==> flow/design.v <==
module Sort5 #(
    parameter DATA_WIDTH = 32
)(
    input iClk,
    input iReset_n,
    input iChipSelect_n,
    input iRead_n,
    input iWrite_n,
    input [3:0] iAddress,               
    input [DATA_WIDTH-1:0] iData,
    output reg [DATA_WIDTH-1:0] oData
);
    reg [DATA_WIDTH-1:0] in0, in1, in2, in3, in4;
    reg [DATA_WIDTH-1:0] sorted0, sorted1, sorted2, sorted3, sorted4;
    reg start;
    always @(posedge iClk or negedge iReset_n) begin
        if (!iReset_n) begin
            in0 <= 0; in1 <= 0; in2 <= 0; in3 <= 0; in4 <= 0;
            sorted0 <= 0; sorted1 <= 0; sorted2 <= 0; sorted3 <= 0; sorted4 <= 0;
            start <= 0;
        end else begin
            if (!iChipSelect_n && !iWrite_n) begin
                case (iAddress)
                    4'd0: in0 <= iData;
                    4'd1: in1 <= iData;
                    4'd2: in2 <= iData;
                    4'd3: in3 <= iData;
                    4'd4: in4 <= iData;
                    4'd5: start <= 1'b1;
                endcase
            end
            if (start) begin
                reg [DATA_WIDTH-1:0] t0, t1, t2, t3, t4;
                reg [DATA_WIDTH-1:0] tmp;
                t0 = in0;
                t1 = in1;
                t2 = in2;
                t3 = in3;
                t4 = in4;
                if (t0 > t1) begin tmp = t0; t0 = t1; t1 = tmp; end
                if (t1 > t2) begin tmp = t1; t1 = t2; t2 = tmp; end
                if (t2 > t3) begin tmp = t2; t2 = t3; t3 = tmp; end
                if (t3 > t4) begin tmp = t3; t3 = t4; t4 = tmp; end
                if (t0 > t1) begin tmp = t0; t0 = t1; t1 = tmp; end
                if (t1 > t2) begin tmp = t1; t1 = t2; t2 = tmp; end
                if (t2 > t3) begin tmp = t2; t2 = t3; t3 = tmp; end
                if (t0 > t1) begin tmp = t0; t0 = t1; t1 = tmp; end
                if (t1 > t2) begin tmp = t1; t1 = t2; t2 = tmp; end
                if (t0 > t1) begin tmp = t0; t0 = t1; t1 = tmp; end
                sorted0 <= t0;
                sorted1 <= t1;
                sorted2 <= t2;
                sorted3 <= t3;
                sorted4 <= t4;
                start <= 0;
            end
        end
    end
    always @(posedge iClk) begin
        if (!iChipSelect_n && !iRead_n) begin
            case (iAddress)
                4'd0: oData <= in0;
                4'd1: oData <= in1;
                4'd2: oData <= in2;
                4'd3: oData <= in3;
                4'd4: oData <= in4;
                4'd6: oData <= sorted0;
                4'd7: oData <= sorted1;
                4'd8: oData <= sorted2;
                4'd9: oData <= sorted3;
                4'd10: oData <= sorted4;
                default: oData <= 0;
            endcase
        end
    end
endmodule
Step by step through the tools: Sort5
What the tools print for Sort5, step after step.
Line numbers count from 1 in the design file above.
Cell names lack the library's common part.
{ "inputs": {"top": "Sort5", "clock": "iClk", "cell_library": "sky130hd", "corner": "tt_025C_1v80"} }

Word-level counts
Counts by Yosys on the flattened word-level netlist (proc, flatten, opt, wreduce; memories kept). Register bits leave out memories and registers merged into their read ports (data or address). Print and check cells are left out. Cells with the same type and inputs are merged into one.
{ "bits": {"ff_bits": 353, "inputBits": 41, "wordCells": 82, "output_inout_bits": 32} }
{ "op_classes": {"eq_ne": 10, "n_reduce_logical": 11, "mux": 39, "compare": 10} }
{ "op_table": {"columns": ["operator", "n"], "rows": [
  ["32-bit 2-to-1 mux", 35],
  ["32-bit > comparator", 10],
  ["32-bit case mux with 10-bit select", 1],
  ["4-bit by 3-bit equality test with 1-bit output (second input constant)", 4],
  ["4-bit equality test (second input constant)", 3],
  ["2-bit AND reduction", 5],
  ["4-bit by 2-bit equality test with 1-bit output (second input constant)", 2],
  ["4-bit by 1-bit equality test with 1-bit output (second input constant)", 1],
  ["4-bit zero test", 1],
  ["1-bit zero test", 3],
  ["1-bit 2-to-1 mux", 3],
  ["1-bit logical AND", 2]
]} }

Longest topological paths
Depth = most cells in a row (Yosys ltp): at word level without a register or memory, in the mapped netlist without a sequential cell, where the memories' decode and read muxes count.
{ "depth": {"word_depth": 20, "ABC_AREA": 1, "ltp_mapped": 120, "mapped_depth_nobuf": 108} }

Synthesis result
Yosys stat after the flow's synthesis: flattened, memories mapped to cells. It holds for the ABC_AREA given above (unset counts as 0); a run with the other value may have another netlist.
{ "by_type": {"columns": ["cell", "n", "area_total_um2"], "rows": [
  ["dfrtp_1", 321, 8.03E+03],
  ["nand2_1", 1184, 4.44E+03],
  ["o21ai_0", 822, 4.11E+03],
  ["ha_1", 313, 3.92E+03],
  ["inv_1", 441, 1.66E+03],
  ["a21oi_1", 279, 1.4E+03],
  ["nand3_1", 268, 1.34E+03],
  ["edfxtp_1", 32, 960.922],
  ["clkbuf_1", 199, 746.966],
  ["nor2_1", 127, 476.707],
  ["a221oi_1", 25, 218.96],
  ["nand4_1", 33, 206.448],
  ["o22ai_1", 32, 200.192],
  ["and2_1", 31, 193.936],
  ["o21ai_1", 36, 180.173],
  ["a211oi_1", 19, 142.637],
  ["nand3_2", 11, 110.106],
  ["buf_1", 23, 86.333]
]} }
Other cell types: 29; their cells: 116.
{ "mapped": {"ffs": 353, "n_buf": 238, "synth_area_mm2": 0.0292543, "cell_count": 4312} }

Worst setup path after synthesis
Path of least setup slack by OpenSTA after synthesis, without wires, with an ideal clock, recovery checks aside; 20% of the period is set as input and as output delay. Where synthesis merged equal registers, the netlist keeps one of their names.
{ "synth_timing": {"kind": "reg2reg", "start": "reg in0[23]", "end": "reg sorted0[0]", "path_delay_ns": 13.537, "arrival_time_ns": 13.421, "required_ns": 19.884, "setup_time_ns": 0.116, "t_first_pin_ns": 0.000, "period_ns": 20.0, "driving_pins": 93, "path_buffers": 14, "path_slack_ns": 6.462, "synth_period_reached_ns": 13.538} }
"path_delay_ns" = arrival - input delay + setup time.
"driving_pins" counts driving pins, that of a launching flip-flop among them; a cell with two outputs on the path counts twice.
"synth_period_reached_ns" is the clock period less the worst setup slack; recovery checks do not enter. This is arithmetic on one report: input and output delays are still those of the set period (20% each).
The rows between start and end are the longest chain of elaborated cells between them; the timing report does not say that the signal goes this way. Where chains are equally long, one stands for them.
Each line given opens the expression or statement behind the cell; cells for indexed reads and writes are added by Yosys, which also makes memories of some case tables.
{ "synth_between": {"path_cell_list": "dfrtp_1 ha_1 nand2_1 nor2_1 nand4_1 nor2_2 nand4_2 nand2_2 buf_1 clkbuf_1 o21ai_0 ha_1 nand2_1 nor2_1 nand2_1 nor3_2 nand2_1 nand2_1 [... 57 more ...] and2_1 ha_1 nand2_1 inv_1 a221oi_1 o221ai_1 nand2_1 o2111ai_1 nand2_1 nand3_1 nand2_1 clkbuf_1 clkbuf_1 nand2_1 nand2_1 inv_1 nand2_1 nand2_1", "elab_chain_cells": 20} }
{ "synth_lines": {"columns": ["item", "line", "rtl"], "rows": [
  ["from (decl)", 13, "reg [DATA_WIDTH-1:0] in0, in1, in2, in3, in4;"],
  ["from (assign)", 18, "in0 <= 0; in1 <= 0; in2 <= 0; in3 <= 0; in4 <= 0;"],
  ["from (assign)", 24, "4'd0: in0 <= iData;"],
  ["32-bit > comparator", 40, "if (t0 > t1) begin tmp = t0; t0 = t1; t1 = tmp; end"],
  ["32-bit 2-to-1 mux", 40, null],
  ["32-bit 2-to-1 mux", 32, "if (start) begin"],
  ["32-bit > comparator", 41, "if (t1 > t2) begin tmp = t1; t1 = t2; t2 = tmp; end"],
  ["32-bit 2-to-1 mux", 41, null],
  ["32-bit 2-to-1 mux", 32, null],
  ["32-bit > comparator", 44, "if (t0 > t1) begin tmp = t0; t0 = t1; t1 = tmp; end"],
  ["[... 6 more ...]", null, null],
  ["32-bit 2-to-1 mux", 47, "if (t0 > t1) begin tmp = t0; t0 = t1; t1 = tmp; end"],
  ["32-bit 2-to-1 mux", 32, null],
  ["32-bit > comparator", 48, "if (t1 > t2) begin tmp = t1; t1 = t2; t2 = tmp; end"],
  ["32-bit 2-to-1 mux", 48, null],
  ["32-bit 2-to-1 mux", 32, null],
  ["32-bit > comparator", 49, "if (t0 > t1) begin tmp = t0; t0 = t1; t1 = tmp; end"],
  ["32-bit 2-to-1 mux", 49, null],
  ["to (assign)", 19, "sorted0 <= 0; sorted1 <= 0; sorted2 <= 0; sorted3 <= 0; sorted4 <= 0;"],
  ["to (assign)", 50, "sorted0 <= t0;"],
  ["to (decl)", 14, "reg [DATA_WIDTH-1:0] sorted0, sorted1, sorted2, sorted3, sorted4;"]
]} }

Worst path after layout
From the final timing report of record 1: the path of least setup slack in the routed layout; clock arrival at registers is part of the times.
{ "layout_timing": {"kind": "reg2reg", "start": "reg in0[20]", "end": "reg sorted1[15]", "setup_time_ns": 0.08, "required_ns": 20.58, "path_buffers": 22, "path_slack_ns": 4.37, "driving_pins": 98, "period_ns": 20.0, "arrival_time_ns": 16.20, "t_first_pin_ns": 0.70} }
The rows between start and end are the longest chain of elaborated cells between them; the timing report does not say that the signal goes this way. Where chains are equally long, one stands for them.
{ "layout_between": {"path_cell_list": "dfrtp_2 ha_1 nand2_2 nor2_4 buf_4 nand2_2 nand3_2 a21oi_4 nand2_2 nand2_4 buf_12 clkbuf_16 buf_12 nor2_4 a21oi_2 ha_1 a21oi_2 nor2_1 [... 62 more ...] buf_12 nand2_2 and2_4 ha_4 nand2_1 nor2_2 nand4_1 buf_4 buf_4 a31o_2 nand3_4 nand2_8 clkbuf_16 clkbuf_16 o21ai_1 inv_1 nand2_1 nand2_1", "elab_chain_cells": 20} }
{ "layout_lines": {"columns": ["item", "line", "rtl"], "rows": [
  ["from (decl)", 13, "reg [DATA_WIDTH-1:0] in0, in1, in2, in3, in4;"],
  ["from (assign)", 18, "in0 <= 0; in1 <= 0; in2 <= 0; in3 <= 0; in4 <= 0;"],
  ["from (assign)", 24, "4'd0: in0 <= iData;"],
  ["32-bit > comparator", 40, "if (t0 > t1) begin tmp = t0; t0 = t1; t1 = tmp; end"],
  ["32-bit 2-to-1 mux", 40, null],
  ["32-bit 2-to-1 mux", 32, "if (start) begin"],
  ["32-bit > comparator", 41, "if (t1 > t2) begin tmp = t1; t1 = t2; t2 = tmp; end"],
  ["32-bit 2-to-1 mux", 41, null],
  ["32-bit 2-to-1 mux", 32, null],
  ["32-bit > comparator", 44, "if (t0 > t1) begin tmp = t0; t0 = t1; t1 = tmp; end"],
  ["[... 6 more ...]", null, null],
  ["32-bit 2-to-1 mux", 47, "if (t0 > t1) begin tmp = t0; t0 = t1; t1 = tmp; end"],
  ["32-bit 2-to-1 mux", 32, null],
  ["32-bit > comparator", 48, "if (t1 > t2) begin tmp = t1; t1 = t2; t2 = tmp; end"],
  ["32-bit 2-to-1 mux", 48, null],
  ["32-bit 2-to-1 mux", 32, null],
  ["32-bit > comparator", 49, "if (t0 > t1) begin tmp = t0; t0 = t1; t1 = tmp; end"],
  ["32-bit 2-to-1 mux", 49, null],
  ["to (assign)", 19, "sorted0 <= 0; sorted1 <= 0; sorted2 <= 0; sorted3 <= 0; sorted4 <= 0;"],
  ["to (assign)", 51, "sorted1 <= t1;"],
  ["to (decl)", 14, "reg [DATA_WIDTH-1:0] sorted0, sorted1, sorted2, sorted3, sorted4;"]
]} }

Data sheet: physical implementation of Sort5

Flow measurements of Sort5 on sky130hd: 4 stored runs with different settings, listed in no order. Input and output delays are each 20% of the period that was set; the output load is 0.01 pF.
By "worst_setup_path_time_ns" is meant the share of the clock period that the worst setup path is allowed (20% is reserved at inputs, 20% at outputs), minus its slack. Clock arrival times at its registers enter into it.
[
  {
    "run": "record 1",
    "settings": { "ABC_AREA": 1, "CAP_MARGIN": 40, "CORE_ASPECT_RATIO": 0.9, "CORE_UTILIZATION": 17, "CTS_CLUSTER_DIAMETER": 168, "CTS_CLUSTER_SIZE": 36, "GPL_TIMING_DRIVEN": 0, "MIN_ROUTING_LAYER": "met2", "PLACE_DENSITY_LB_ADDON": 0.05, "SETUP_SLACK_MARGIN": 4.88, "SLEW_MARGIN": 15, "TNS_END_PERCENT": 60, "period_ns": 20.0, "CORE_MARGIN": 2 },
    "results": { "die_mm2": 0.175422, "hold_ws_ns": 0.502, "synth_chip_area_mm2": 0.0292543, "final_setup_tns_ns": 0.000, "worst_setup_path_time_ns": 15.63, "worstPathKind": "reg2reg", "final_util_pct": 25.0, "setup_ws_ns": 4.371 }
  },
  {
    "run": "record 2",
    "settings": { "ABC_AREA": 1, "CAP_MARGIN": 10, "CELL_PAD_IN_SITES_DETAIL_PLACEMENT": 0, "CORE_MARGIN": 10, "CTS_CLUSTER_DIAMETER": 176, "CTS_CLUSTER_SIZE": 51, "GPL_ROUTABILITY_DRIVEN": 0, "HOLD_SLACK_MARGIN": 0.29, "MAX_ROUTING_LAYER": "met4", "MIN_ROUTING_LAYER": "met2", "PLACE_DENSITY_LB_ADDON": 0.25, "SETUP_SLACK_MARGIN": 2.78, "SLEW_MARGIN": 10, "period_ns": 27.4, "CORE_UTILIZATION": 40 },
    "outcome": "unfinished; error GRT-0116 in routing"
  },
  {
    "run": "record 3",
    "settings": { "CORE_UTILIZATION": 40, "period_ns": 23.2, "CAP_MARGIN": 20, "CORE_MARGIN": 2, "SLEW_MARGIN": 20 },
    "results": { "die_mm2": 0.0759719, "hold_ws_ns": 0.491, "synth_chip_area_mm2": 0.0295133, "final_setup_tns_ns": 0.000, "worst_setup_path_time_ns": 22.11, "worstPathKind": "reg2reg", "final_util_pct": 45.4, "setup_ws_ns": 1.087 }
  },
  {
    "run": "record 4",
    "settings": { "CTS_CLUSTER_DIAMETER": 244, "HOLD_SLACK_MARGIN": 0.29, "SLEW_MARGIN": 10, "period_ns": 20.0, "CAP_MARGIN": 20, "CORE_MARGIN": 2, "CORE_UTILIZATION": 40 },
    "results": { "die_mm2": 0.0759719, "hold_ws_ns": 0.497, "synth_chip_area_mm2": 0.0295133, "final_setup_tns_ns": 0.000, "worst_setup_path_time_ns": 19.27, "worstPathKind": "reg2reg", "final_util_pct": 49.6, "setup_ws_ns": 0.731 }
  }
]
